==> flow/design.v <==
`timescale 1ns/1ns
module IF (
    input           clk,rst,sel,
    input   [31:0]  Shift_address,
    output  [31:0]  PC,
    output  [31:0]  PC_out);
    wire [31:0] PC1;
    assign PC_out = PC + 32'd1;
    mux2_1 mux (PC_out, Shift_address,sel,PC1);
    D_32 d1(PC1,PC,clk,rst);
endmodule
module IF_ID (
    input   [31:0]  in1,in2,
    input           clk,rst,flush,
    output  [31:0]  out1,out2);
    reg [31:0] instr;
    D_32 d1(in1,out1,clk,rst);
    always @ (posedge clk or posedge rst)
    begin
    if(rst==1)
    instr<=32'hFC000000;
    else if(flush)
    instr<=32'hFC000000;
    else
    instr<=in2;
    end
    assign out2 = instr;
endmodule
module ID (
    input       [31:0]  in1,WriteData,
    input               clk,rst,RegWrite,
    input       [4:0]   Destination,
    output      [31:0]  Data1,Data2,
    output      [31:0]  extend,
    output      [4:0]   Rd,Rs,Rt);
    assign extend = {{16{in1[15]}}, in1[15:0]};
    assign Rd = in1[15:11];
    assign Rs = in1[25:21];
    assign Rt = in1[20:16];
    RegFile File (clk,rst,RegWrite,in1[25:21],in1[20:16],Destination,WriteData,Data1,Data2);
endmodule
module control( Instruction, WB,MEM,EX);
    input [31:0] Instruction;
    output       MEM,WB;
    output [3:0] EX;
    reg     [1:0]   ALUOp;
    reg             ALUSrc,Branch,RegWrite,RegDst;
    always @(*) begin
        case(Instruction[31:26])
            6'b000000: begin
                ALUOp = 2'b10;
                ALUSrc = 0;
                Branch = 0;
                RegWrite = 1;
                RegDst = 1;
            end
            6'b000100: begin
                ALUOp = 2'b01;
                ALUSrc = 0;
                Branch = 1;
                RegWrite = 0;
                RegDst = 0;
            end
            6'b001000: begin
                ALUOp = 2'b00;
                ALUSrc = 1;
                Branch = 0;
                RegWrite = 1;
                RegDst = 0;
            end
            default: begin
                ALUOp = 2'b00;
                ALUSrc = 0;
                Branch = 0;
                RegWrite = 0;
                RegDst = 0;
            end
        endcase
    end
    assign WB = RegWrite;
    assign MEM = Branch;
    assign EX = {RegDst,ALUOp,ALUSrc};
endmodule
module RegFile(
    input           clk,reset,RegWrite,
    input   [4:0]   ReadReg1,ReadReg2,WriteReg,
    input   [31:0]  WriteData,
    output  [31:0]  ReadData1,ReadData2);
    wire [31:0] r[31:0];
    wire [31:0] enable;
    wire [31:0] out1,out2;
    genvar i;
    decoder d(WriteReg,enable);
    generate
    for(i=0;i<32;i=i+1) begin : regs
    dff_reg f(clk,reset,RegWrite & enable[i],WriteData,r[i]);
    end
    endgenerate
    assign out1 = r[ReadReg1];
    assign out2 = r[ReadReg2];
    assign ReadData1 = (RegWrite && WriteReg == ReadReg1) ? WriteData : out1;
    assign ReadData2 = (RegWrite && WriteReg == ReadReg2) ? WriteData : out2;
endmodule
module ID_EX (
    input   [31:0]  in1, in2, in3, in4,
    input   [4:0]   in5,in6,in7,
    input   [3:0]   ex_in,
    input           clk,rst,flush,mem_in,wb_in,
    output  [4:0]   Rd,Rs,Rt,
    output  [31:0]  A,B,Address,extend,
    output          mem_out,wb_out,ALUSrc,RegDst,
    output  [1:0]   ALUOp);
    D_32 d1(in1,A,clk,rst);
    D_32 d2(in2,B,clk,rst);
    D_32 d3(in3,Address,clk,rst);
    D_32 d4(in4,extend,clk,rst);
    D_5 d5(in5,Rd,clk,rst);
    D_5 d6(in6,Rs,clk,rst);
    D_5 d7(in7,Rt,clk,rst);
    d_ff     ff1     (.clk(clk),.rst(rst),.d(wb_in & ~flush),.q(wb_out));
    d_ff     ff3     (.clk(clk),.rst(rst),.d(mem_in & ~flush),.q(mem_out));
    d_ff     ff6     (.clk(clk),.rst(rst),.d(ex_in[0]),.q(ALUSrc));
    d_ff     ff8     (.clk(clk),.rst(rst),.d(ex_in[1]),.q(ALUOp[0]));
    d_ff     ff9     (.clk(clk),.rst(rst),.d(ex_in[2]),.q(ALUOp[1]));
    d_ff     ff10    (.clk(clk),.rst(rst),.d(ex_in[3]),.q(RegDst));
endmodule
module EX(
    input   [31:0]  pc,extended,reg1,reg2,data,wbdata,
    input           ALUSrc,RegDst,
    input   [1:0]   ALUOp,
    input   [4:0]   Rd,Rt,
    input   [1:0]   A,B,
    output  [31:0]  pc_in,alu_result,
    output  [4:0]   dst,
    output          zero);
    wire [31:0] ALUIn1,ALUIn2,ALUIn2_temp;
    wire op0,op1,op2;
    bit32ADD pc_add      (.in1(pc),.in2(extended<<2),.out(pc_in));
    mux2_1   mux_alu     (.in1(ALUIn2_temp),.in2(extended),.sel(ALUSrc),.out(ALUIn2));
    mux3_1   mux_alu_2   (.in1(reg2),.in2(data),.in3(wbdata),.sel(B),.out(ALUIn2_temp));
    mux3_1   mux_alu_1   (.in1(reg1),.in2(data),.in3(wbdata),.sel(A),.out(ALUIn1));
    MyALU    alu         (.in1(ALUIn1),.in2(ALUIn2),.op({op0|op2,op1}),.alu_result(alu_result),.zero(zero));
    ALU_ctrl ctrl        (.func(extended[5:0]),.alu_op0(ALUOp[0]),.alu_op1(ALUOp[1]),.op({op2,op1,op0}));
    assign dst = RegDst ? Rd : Rt;
endmodule
module MyALU(
    input [31:0] in1,in2,
    input [1:0] op,
    output [31:0] alu_result,
    output zero);
    wire [31:0] and_wire, or_wire, add_wire, sub_wire;
    bit32AND  and_op    (.in1(in1),.in2(in2),.out(and_wire));
    bit32OR   or_op     (.in1(in1),.in2(in2),.out(or_wire));
    bit32ADD  add_op    (.in1(in1),.in2(in2),.out(add_wire));
    bit32SUB  sub_op    (.in1(in1),.in2(in2),.out(sub_wire));
    bit32_4to1mux mux (.in1(and_wire),.in2(add_wire),.in3(or_wire),.in4(sub_wire),.sel(op),.out(alu_result));
    assign zero = (alu_result == 32'b0);
endmodule
module ALU_ctrl (func,alu_op0,alu_op1,op);
    input alu_op0,alu_op1;
    input [5:0] func;
    output [2:0] op;
    assign op[0] = (~alu_op1 & alu_op0) | (alu_op1 & func[1]);
    assign op[1] = (~func[2]) | (~alu_op1);
    assign op[2] = (func[1] & alu_op1) | alu_op0;
endmodule
module EX_MEM(
    input   [31:0]  pc_in,alu_result_in,
    input   [4:0]   dstreg_in,
    input           zero_in,clk,rst,flush,wb_in,mem_in,
    output  [31:0]  pc_out,alu_result_out,
    output  [4:0]   dstreg_out,
    output          zero_out,mem_out,wb_out);
    D_32   pc_reg              (.in(pc_in),.clk(clk),.rst(rst),.out(pc_out));
    D_32   alu_result_reg      (.in(alu_result_in),.clk(clk),.rst(rst),.out(alu_result_out));
    D_5    dstreg_reg          (.in(dstreg_in),.clk(clk),.rst(rst),.out(dstreg_out));
    d_ff   zero_reg            (.d(zero_in),.clk(clk),.rst(rst),.q(zero_out));
    d_ff   RegWrite_reg        (.d(wb_in & ~flush),.clk(clk),.rst(rst),.q(wb_out));
    d_ff   branch_reg          (.d(mem_in & ~flush),.clk(clk),.rst(rst),.q(mem_out));
endmodule
module MEM(
    input           branch,zero,
    output          PCSrc);
    and     g1          (PCSrc,branch,zero);
endmodule
module MEM_WB(
    input   [31:0]  alu_result_in,
    input   [4:0]   dstreg_in,
    input           clk,rst,wb_in,
    output  [31:0]  alu_result_out,
    output  [4:0]   dstreg_out,
    output          RegWrite);
    D_32   alu_result  (.in(alu_result_in),.clk(clk),.rst(rst),.out(alu_result_out));
    D_5    dstreg_reg  (.in(dstreg_in),.clk(clk),.rst(rst),.out(dstreg_out));
    d_ff   wb_reg      (.d(wb_in),.clk(clk),.rst(rst),.q(RegWrite));
endmodule
module WB(
    input   [31:0]  alu_result,
    output  [31:0]  write_data);
    assign write_data = alu_result;
endmodule
module hazard(input [4:0] Rs,Rt,Rd_mem,Rd_wb,
    input wb_mem,wb_wb,
    output reg [1:0] A,B);
    always @(*) begin
        if (wb_mem && Rs == Rd_mem)     A = 2'd1;
        else if (wb_wb && Rs == Rd_wb)  A = 2'd2;
        else                            A = 2'd0;
        if (wb_mem && Rt == Rd_mem)     B = 2'd1;
        else if (wb_wb && Rt == Rd_wb)  B = 2'd2;
        else                            B = 2'd0;
    end
endmodule
module mux2_1(in1,in2,sel,out);
    input [31:0] in1,in2;
    input sel;
    output reg [31:0]out;
    always @*
    begin
    case (sel)
    1'b0: out=in1;
    1'b1: out=in2;
    endcase
    end
endmodule
module mux3_1(in1,in2,in3,sel,out);
    input [31:0] in1,in2,in3;
    input [1:0] sel;
    output reg [31:0]out;
    always @*
    begin
    case (sel)
    2'd1: out=in2;
    2'd2: out=in3;
    default: out=in1;
    endcase
    end
endmodule
module bit32_4to1mux(
    output [31:0] out,
    input [31:0] in1,in2,in3,in4,
    input [1:0] sel);
    wire [31:0] out1,out2;
    mux2_1 mux1(.out(out1),.sel(sel[0]),.in1(in1),.in2(in2));
    mux2_1 mux2(.out(out2),.sel(sel[0]),.in1(in3),.in2(in4));
    mux2_1 mux3(.out(out),.sel(sel[1]),.in1(out1),.in2(out2));
endmodule
module bit32AND (
    output [31:0] out,
    input [31:0] in1,in2);
    assign {out}=in1 & in2;
endmodule
module bit32OR (
    output [31:0] out,
    input [31:0] in1,in2);
    assign {out}=in1 | in2;
endmodule
module bit32ADD (
    output [31:0] out,
    input [31:0] in1,in2);
    assign {out}=in1 + in2;
endmodule
module bit32SUB (
    output [31:0] out,
    input [31:0] in1,in2);
    assign {out}=in1 + (~in2) + 1;
endmodule
module d_ff(
    input d,clk,rst,
    output reg q);
    always @(posedge clk or posedge rst) begin
        if(rst)
            q <= 1'b0;
        else
            q <= d;
    end
endmodule
module D_32(in,out,clk,rst);
    input[31:0] in;
    input clk,rst;
    output reg [31:0] out;
    always @ (posedge clk or posedge rst)
    begin
    if(rst==1)
    out<=0;
    else
    out<=in;
    end
endmodule
module dff_reg(clk,rst,en,D,Q);
    input [31:0] D;
    input clk,rst,en;
    output reg [31:0]Q;
    always @(posedge clk or posedge rst)
    begin
    if(rst==1)
    Q<=32'd0;
    else if(en)
    Q<=D;
    end
endmodule
module D_5(in,out,clk,rst);
    input[4:0] in;
    input clk,rst;
    output reg [4:0] out;
    always @ (posedge clk or posedge rst)
    begin
    if(rst==1)
    out<=0;
    else
    out<=in;
    end
endmodule
module decoder(in,out);
    input [4:0] in;
    output [31:0] out;
    assign out = 32'd1 << in;
endmodule
module mips_top (
    input           clk,
    input           rst,
    output  [31:0]  imem_addr,
    input   [31:0]  imem_data,
    output          wb_en,
    output  [4:0]   wb_reg,
    output  [31:0]  wb_data);
    wire            flush;
    wire            PCSrc,RegWrite,ALUSrc,RegDst,zero_EXOut,zero_MEMIn,branch;
    wire    [1:0]   ALUOp;
    wire    [3:0]   EX_ctrl;
    wire            MEM_ctrl,MEM_ctrl1;
    wire            WB_ctrl,WB_ctrl1,WB_ctrl2;
    wire    [31:0]  Shift_address,WriteData;
    wire    [31:0]  Rs_IDOut,Rt_IDOut,Rs_EXIn,Rt_EXIn;
    wire    [31:0]  extended_IDOut,extended_EXIn;
    wire    [31:0]  instr_IDIn;
    wire    [31:0]  PC_IFOut,PC_IDIn,PC_EXIn,PC_EXOut;
    wire    [31:0]  ALUResult_EXOut,ALUResult_MEMIn,ALUResult_WBIn;
    wire    [1:0]   a,b;
    wire    [4:0]   WriteReg,Rs_out,Rt_out,Rd_addr_IDOut,Rs_Addr_ID_out,Rt_Addr_ID_out,Rd_addr_EXIn,Dst_EXOut,Rd_addr_MEMIn;
    IF      fetch   (.clk(clk),.rst(rst),.sel(PCSrc),.Shift_address(Shift_address),.PC_out(PC_IFOut),.PC(imem_addr));
    IF_ID   if_id   (.clk(clk),.rst(rst),.flush(flush),.in1(PC_IFOut),.in2(imem_data),.out1(PC_IDIn),.out2(instr_IDIn));
    ID      decode  (.clk(clk),.rst(rst),.in1(instr_IDIn),.WriteData(WriteData),.RegWrite(RegWrite),
                     .Destination(WriteReg),.Data1(Rs_IDOut),.Data2(Rt_IDOut),.extend(extended_IDOut),
                     .Rd(Rd_addr_IDOut),.Rs(Rs_out),.Rt(Rt_out));
    control ctrl    (.Instruction(instr_IDIn),.EX(EX_ctrl),.MEM(MEM_ctrl),.WB(WB_ctrl));
    ID_EX   id_ex   (.clk(clk),.rst(rst),.flush(flush),.in1(Rs_IDOut),.in2(Rt_IDOut),.in3(PC_IDIn),.in4(extended_IDOut),
                     .in5(Rd_addr_IDOut),.in6(Rs_out),.in7(Rt_out),.ex_in(EX_ctrl),.mem_in(MEM_ctrl),.wb_in(WB_ctrl),
                     .Rd(Rd_addr_EXIn),.A(Rs_EXIn),.B(Rt_EXIn),.Address(PC_EXIn),.extend(extended_EXIn),
                     .wb_out(WB_ctrl1),.mem_out(MEM_ctrl1),.ALUSrc(ALUSrc),.RegDst(RegDst),.ALUOp(ALUOp),
                     .Rs(Rs_Addr_ID_out),.Rt(Rt_Addr_ID_out));
    EX      execute (.pc(PC_EXIn),.extended(extended_EXIn),.reg1(Rs_EXIn),.reg2(Rt_EXIn),.ALUSrc(ALUSrc),.RegDst(RegDst),
                     .ALUOp(ALUOp),.Rd(Rd_addr_EXIn),.Rt(Rt_Addr_ID_out),.dst(Dst_EXOut),
                     .pc_in(PC_EXOut),.alu_result(ALUResult_EXOut),.zero(zero_EXOut),
                     .data(ALUResult_MEMIn),.wbdata(WriteData),.A(a),.B(b));
    EX_MEM  ex_mem  (.clk(clk),.rst(rst),.flush(flush),.pc_in(PC_EXOut),.alu_result_in(ALUResult_EXOut),.dstreg_in(Dst_EXOut),
                     .zero_in(zero_EXOut),.wb_in(WB_ctrl1),.mem_in(MEM_ctrl1),.pc_out(Shift_address),
                     .alu_result_out(ALUResult_MEMIn),.dstreg_out(Rd_addr_MEMIn),.zero_out(zero_MEMIn),.mem_out(branch),
                     .wb_out(WB_ctrl2));
    MEM     mem     (.PCSrc(PCSrc),.branch(branch),.zero(zero_MEMIn));
    MEM_WB  mem_wb  (.clk(clk),.rst(rst),.alu_result_in(ALUResult_MEMIn),.dstreg_in(Rd_addr_MEMIn),.wb_in(WB_ctrl2),
                     .alu_result_out(ALUResult_WBIn),.dstreg_out(WriteReg),.RegWrite(RegWrite));
    WB      WriteBack (.alu_result(ALUResult_WBIn),.write_data(WriteData));
    hazard  hz      (.Rs(Rs_Addr_ID_out),.Rt(Rt_Addr_ID_out),.Rd_mem(Rd_addr_MEMIn),.Rd_wb(WriteReg),
                     .wb_mem(WB_ctrl2),.wb_wb(RegWrite),.A(a),.B(b));
    assign flush = PCSrc;
    assign wb_en   = RegWrite;
    assign wb_reg  = WriteReg;
    assign wb_data = WriteData;
endmodule
== Reports on mips_top ==
What the tools print for mips_top, step after step.
Lines are those of the file above, counted from 1.
Cell names lack the library's common part.
Not given: n/a
Design
  design top: mips_top
  clock port: clk
  standard-cell library: sky130hd
  timing corner: tt_025C_1v80

== After elaboration ==
Counts by Yosys on the flattened word-level netlist (proc, flatten, opt, wreduce). Print and check cells are left out. Cells with the same type and inputs are merged into one.
Cells by class
  bitwise gates (word level): 52
  shifts and indexed selects: 1
  reduce/logical cells: 11
  $add $sub $neg: 5
  equality and inequality tests: 74
  multiplexer cells: 22
Operators by type and width (number)
  32-bit case mux with 32-bit select: 2
  32-bit case mux with 2-bit select: 7
  5-bit == test (second input constant): 32
  32-bit adder: 3
  32-bit two-way mux: 3
  5-bit by 4-bit == test with 1-bit output (second input constant): 16
  32-bit by 1-bit adder with 32-bit output (second input constant): 2
  5-bit by 3-bit == test with 1-bit output (second input constant): 8
  1-bit AND: 39
  1-bit by 5-bit << shifter with 32-bit output (first input constant): 1
  32-bit AND: 1
  32-bit bitwise OR: 1
  32-bit NOT: 1
  32-bit logical NOT: 1
  5-bit == test: 6
  5-bit by 2-bit == test with 1-bit output (second input constant): 4
  5-bit by 1-bit == test with 1-bit output (second input constant): 2
  5-bit logical NOT: 2
  2-bit two-way mux: 4
  1-bit logical AND: 6
  1-bit NOT: 6
  6-bit by 3-bit == test with 1-bit output (second input constant): 1
  6-bit by 4-bit == test with 1-bit output (second input constant): 1
  6-bit logical NOT: 1
  5-bit two-way mux: 1
  1-bit bitwise OR: 4
  2-bit by 1-bit == test with 1-bit output (second input constant): 2
  2-bit == test (second input constant): 2
Not listed: further kinds 3, cells in them 6.
Bit counts
  bits in registers: 1363
  word-level cells: 222
  output and inout bits: 70

== Logic depth ==
Yosys ltp: most cells in a row. Word level: on the elaborated netlist, between registers, memories and ports. Mapped: between sequential cells and ports; inverters and the memories' decode and read muxes count.
Logic depth
  depth in word-level cells: 13
  ABC_AREA: 1
  depth in mapped cells: 32
  depth with buffers taken out: 30

== Mapped cells and area ==
Yosys stat after the flow's synthesis: flattened, memories mapped to cells. It holds for the ABC_AREA given above (unset counts as 0); a run with the other value may have another netlist.
Mapped netlist
  chip area (Yosys): 69970.9 um^2
  sequential area: 33990.1 um^2
  cell count: 8813
  flip-flop cells: 1358
  buffer cells: 542
Cell types
  dfrtp_1: number 1352, total area 3.38E+04 um^2
  nand2_1: number 2262, total area 8.49E+03 um^2
  o21ai_0: number 1300, total area 6506.24 um^2
  inv_1: number 1037, total area 3.89E+03 um^2
  a221oi_1: number 249, total area 2.18E+03 um^2
  o22ai_1: number 345, total area 2158.32 um^2
  nor2_1: number 453, total area 1.7E+03 um^2
  ha_1: number 126, total area 1.58E+03 um^2
  clkbuf_1: number 384, total area 1.44E+03 um^2
  nand3_1: number 269, total area 1.35E+03 um^2
  a21oi_1: number 179, total area 895.859 um^2
  buf_2: number 131, total area 655.629 um^2
  nand4_1: number 95, total area 594.32 um^2
  nor4_1: number 67, total area 419.152 um^2
  xor2_1: number 39, total area 341.578 um^2
  a221oi_2: number 20, total area 300.288 um^2
  o21ai_1: number 57, total area 285.274 um^2
  o2111ai_1: number 31, total area 271.51 um^2
Not listed: further types 44, cells in them 417.

== Worst setup path after synthesis ==
Path of least setup slack by OpenSTA after synthesis, without wires, with an ideal clock, recovery checks aside; 20% of the period is set as input and as output delay. Where synthesis merged equal registers, the netlist keeps one of their names.
Timing path after synthesis
  path type: reg2reg
  from: reg mem_wb.dstreg_reg.out[0]
  to: reg ex_mem.zero_reg.q
  setup slack: 4.305 ns
  arrival time: 3.624 ns
  stages: 30
  path buffers: 1
  delay of the path: 3.695 ns
  period: 8.0 ns
  synthesis period reached: 3.695 ns
"delay of the path" is the arrival time less input delay plus setup time.
"stages": output pins that drive a net of the path, with the launching flip-flop's if there is one; two outputs of one cell count as two.
"synthesis period reached" = period - worst setup slack (recovery checks aside). The figure is calculated, with input and output delays left at 20% of the set period.
Between the ends stands the longest chain of elaborated cells between them, by number of cells; it is not shown to be the way that was timed. Of several equally long chains one is given.
A line is the first line of the expression or statement that the cell stems from. Yosys adds cells for indexed reads and writes and turns some case tables into memories.
On the way, after synthesis
  cell sequence: dfrtp_1 -> buf_2 -> inv_2 -> nand2_1 -> o21ai_0 -> nor2_1 -> o211ai_1 -> nor4_2 -> inv_1 -> nand2_2 -> inv_2 -> a221oi_1 -> inv_1 -> ha_1 -> fa_1 -> inv_1 -> nand3_1 -> nand2_1 -> nand2_1 -> nand2_1 -> nand2_1 -> nand2_1 -> nand2_1 -> nand3_1 -> nand3_1 -> nand2_1 -> nand2_1 -> nor3_1 -> nand3_1 -> nor2_1
  cells in the longest elaborated chain: 13
  elaborated cells between the ends (all ways): 25
  source lines of those cells: 11
  those cells by class: add/sub: 3; eq/ne: 6; mux: 10; logic: 3; reduce/logical: 3
Ends and longest elaborated chain, after synthesis
  from (decl): line 305  | output reg [4:0] out;
  from (assign): line 309  | out<=0;
  from (assign): line 311  | out<=in;
  5-bit == test: line 210  | else if (wb_wb && Rt == Rd_wb)  B = 2'd2;
  1-bit logical AND: line 210
  2-bit two-way mux: line 210
  2-bit two-way mux: line 209  | if (wb_mem && Rt == Rd_mem)     B = 2'd1;
  2-bit == test: line 232  | case (sel)
  32-bit case mux with 2-bit select: line 232
  32-bit case mux with 2-bit select: line 220  | case (sel)
  32-bit NOT: line 266  | assign {out}=in1 + (~in2) + 1;
  32-bit adder: line 266
  32-bit by 1-bit adder with 32-bit output: line 266
  32-bit case mux with 2-bit select (2 in a row): line 220
  32-bit logical NOT: line 157  | assign zero = (alu_result == 32'b0);
  to (assign): line 273  | q <= 1'b0;
  to (assign): line 275  | q <= d;
  to (decl): line 270  | output reg q);
Nets of the timed path that keep an RTL name, with a line that drives or declares them; the list need not be complete.
Nets with RTL names, path after synthesis (line)
  ALUResult_EXOut[30]: 220

== Timing after layout ==
Path of least setup slack in the final report of run 1 (OpenROAD, finished layout, wires in). Where an end is a register, its clock arrival counts in the times.
Timing path after layout
  path type: reg2reg
  from: reg mem_wb.dstreg_reg.out[1]
  to: reg ex_mem.zero_reg.q
  period: 5.46 ns
  stages: 26
  path buffers: 1
  setup slack: 0.46 ns
  arrival time: 5.66 ns
Between the ends stands the longest chain of elaborated cells between them, by number of cells; it is not shown to be the way that was timed. Of several equally long chains one is given.
On the way, after layout
  cell sequence: dfrtp_1 -> inv_2 -> o21ai_0 -> nor2_1 -> o2111ai_1 -> nand2_1 -> inv_1 -> buf_4 -> a221oi_1 -> nor2_1 -> inv_1 -> ha_1 -> nand2_1 -> nor2_1 -> nand4_1 -> nand3_1 -> nand2_1 -> nand3_1 -> nand3_1 -> nand2_1 -> nand2_1 -> nor2_1 -> nand3_1 -> nor2_1 -> nand3_1 -> nor2_1
  cells in the longest elaborated chain: 13
  elaborated cells between the ends (all ways): 25
  source lines of those cells: 11
  those cells by class: add/sub: 3; eq/ne: 6; mux: 10; logic: 3; reduce/logical: 3
Ends and longest elaborated chain, after layout
  from (decl): line 305  | output reg [4:0] out;
  from (assign): line 309  | out<=0;
  from (assign): line 311  | out<=in;
  5-bit == test: line 210  | else if (wb_wb && Rt == Rd_wb)  B = 2'd2;
  1-bit logical AND: line 210
  2-bit two-way mux: line 210
  2-bit two-way mux: line 209  | if (wb_mem && Rt == Rd_mem)     B = 2'd1;
  2-bit == test: line 232  | case (sel)
  32-bit case mux with 2-bit select: line 232
  32-bit case mux with 2-bit select: line 220  | case (sel)
  32-bit NOT: line 266  | assign {out}=in1 + (~in2) + 1;
  32-bit adder: line 266
  32-bit by 1-bit adder with 32-bit output: line 266
  32-bit case mux with 2-bit select (2 in a row): line 220
  32-bit logical NOT: line 157  | assign zero = (alu_result == 32'b0);
  to (assign): line 273  | q <= 1'b0;
  to (assign): line 275  | q <= d;
  to (decl): line 270  | output reg q);
Nets of the timed path that keep an RTL name, with a line that drives or declares them; the list need not be complete.
Nets with RTL names, path after layout (line)
  ALUResult_EXOut[18]: 220

Subject: flow runs of mips_top

Hi,

Module mips_top, platform sky130hd: 3 stored runs of the flow (Yosys, OpenROAD) with differing settings, in no particular order. Input and output delays are each 20% of the period that was set; the output load is 0.01 pF.
"achieved clock period (ns)" = clock period - worst setup slack. The figure is calculated, with input and output delays left at 20% of the set period.
By "worst setup path time (ns)" is meant the share of the clock period that the worst setup path is allowed (20% is reserved at inputs, 20% at outputs), minus its slack. Clock arrival times at its registers enter into it.
"finish__power__total": no workload was simulated; the value follows from the tool's default switching activity.

Flow files of run 1
==> flow/run.sh <==
#!/bin/bash
# the make line also repeats the synthesis and layout settings of config.mk as NAME=value (left out here)
make -C /OpenROAD-flow-scripts/flow DESIGN_CONFIG=/design/flow/config.mk WORK_HOME=/design/flow/orfs CLKGATE_MAP_FILE= finish
==> flow/config.mk <==
export PLATFORM = sky130hd
export DESIGN_NAME = mips_top
export DESIGN_NICKNAME = mips_top
export VERILOG_FILES = /design/flow/design.v
export SDC_FILE = /design/flow/constraint.sdc
export NUM_CORES = 4
export LEC_CHECK = 0
export ABC_AREA = 1
export CAP_MARGIN = 20
export CORE_MARGIN = 7
export CORE_UTILIZATION = 36
export CTS_CLUSTER_DIAMETER = 165
export CTS_CLUSTER_SIZE = 89
export GPL_TIMING_DRIVEN = 1
export HOLD_SLACK_MARGIN = 0.12
export MAX_ROUTING_LAYER = met5
export PLACE_DENSITY_LB_ADDON = 0.29
export SLEW_MARGIN = 20
export TNS_END_PERCENT = 75
==> flow/constraint.sdc <==
create_clock -name core_clock -period 5.46 [get_ports {clk}]
set_input_delay 1.0920 -clock core_clock [delete_from_list [all_inputs] [get_ports {clk}]]
set_output_delay 1.0920 -clock core_clock [all_outputs]
set_load 0.01 [all_outputs]

report of run 1
yosys chip area after synthesis (um^2): 69970.9
finish__design__die__area: 206902.0
finish__design__instance__area__stdcell: 76169.3
finish__design__instance__utilization: 0.3951
finish__timing__setup__ws: 0.463
finish__timing__setup__tns: 0.000
finish__timing__hold__ws: 0.261
finish__power__total: 1.748e-02
achieved clock period (ns): 4.997
worst setup path time (ns): 5.00
worst setup path kind: reg2reg

Flow files of run 2
==> flow/run.sh <==
#!/bin/bash
# the make line also repeats the synthesis and layout settings of config.mk as NAME=value (left out here)
make -C /OpenROAD-flow-scripts/flow DESIGN_CONFIG=/design/flow/config.mk WORK_HOME=/design/flow/orfs CLKGATE_MAP_FILE= finish
==> flow/config.mk <==
export PLATFORM = sky130hd
export DESIGN_NAME = mips_top
export DESIGN_NICKNAME = mips_top
export VERILOG_FILES = /design/flow/design.v
export SDC_FILE = /design/flow/constraint.sdc
export NUM_CORES = 4
export LEC_CHECK = 0
export ABC_AREA = 1
export CAP_MARGIN = 20
export CELL_PAD_IN_SITES_DETAIL_PLACEMENT = 2
export CELL_PAD_IN_SITES_GLOBAL_PLACEMENT = 0
export CORE_MARGIN = 10
export CORE_UTILIZATION = 40
export CTS_CLUSTER_DIAMETER = 176
export CTS_CLUSTER_SIZE = 82
export GPL_ROUTABILITY_DRIVEN = 0
export GPL_TIMING_DRIVEN = 0
export MAX_ROUTING_LAYER = met4
export MIN_ROUTING_LAYER = met2
export PLACE_DENSITY_LB_ADDON = 0.04
export SLEW_MARGIN = 15
==> flow/constraint.sdc <==
create_clock -name core_clock -period 8.0 [get_ports {clk}]
set_input_delay 1.6000 -clock core_clock [delete_from_list [all_inputs] [get_ports {clk}]]
set_output_delay 1.6000 -clock core_clock [all_outputs]
set_load 0.01 [all_outputs]

report of run 2: did not finish, route, GRT-0116

Flow files of run 3
==> flow/run.sh <==
#!/bin/bash
# the make line also repeats the synthesis and layout settings of config.mk as NAME=value (left out here)
make -C /OpenROAD-flow-scripts/flow DESIGN_CONFIG=/design/flow/config.mk WORK_HOME=/design/flow/orfs CLKGATE_MAP_FILE= finish
==> flow/config.mk <==
export PLATFORM = sky130hd
export DESIGN_NAME = mips_top
export DESIGN_NICKNAME = mips_top
export VERILOG_FILES = /design/flow/design.v
export SDC_FILE = /design/flow/constraint.sdc
export NUM_CORES = 4
export LEC_CHECK = 0
export CAP_MARGIN = 20
export CORE_ASPECT_RATIO = 1.07
export CORE_MARGIN = 2
export CORE_UTILIZATION = 61
export GPL_TIMING_DRIVEN = 1
export MAX_ROUTING_LAYER = met5
export PLACE_DENSITY_LB_ADDON = 0.17
export SLEW_MARGIN = 20
export TNS_END_PERCENT = 35
==> flow/constraint.sdc <==
create_clock -name core_clock -period 8.33 [get_ports {clk}]
set_input_delay 1.6660 -clock core_clock [delete_from_list [all_inputs] [get_ports {clk}]]
set_output_delay 1.6660 -clock core_clock [all_outputs]
set_load 0.01 [all_outputs]

report of run 3
yosys chip area after synthesis (um^2): 68091.6
finish__design__die__area: 114316.0
finish__design__instance__area__stdcell: 75745.1
finish__design__instance__utilization: 0.6854
finish__timing__setup__ws: 1.799
finish__timing__setup__tns: 0.000
finish__timing__hold__ws: 0.326
finish__power__total: 1.469e-02
achieved clock period (ns): 6.531
worst setup path time (ns): 6.53
worst setup path kind: reg2reg

Regards
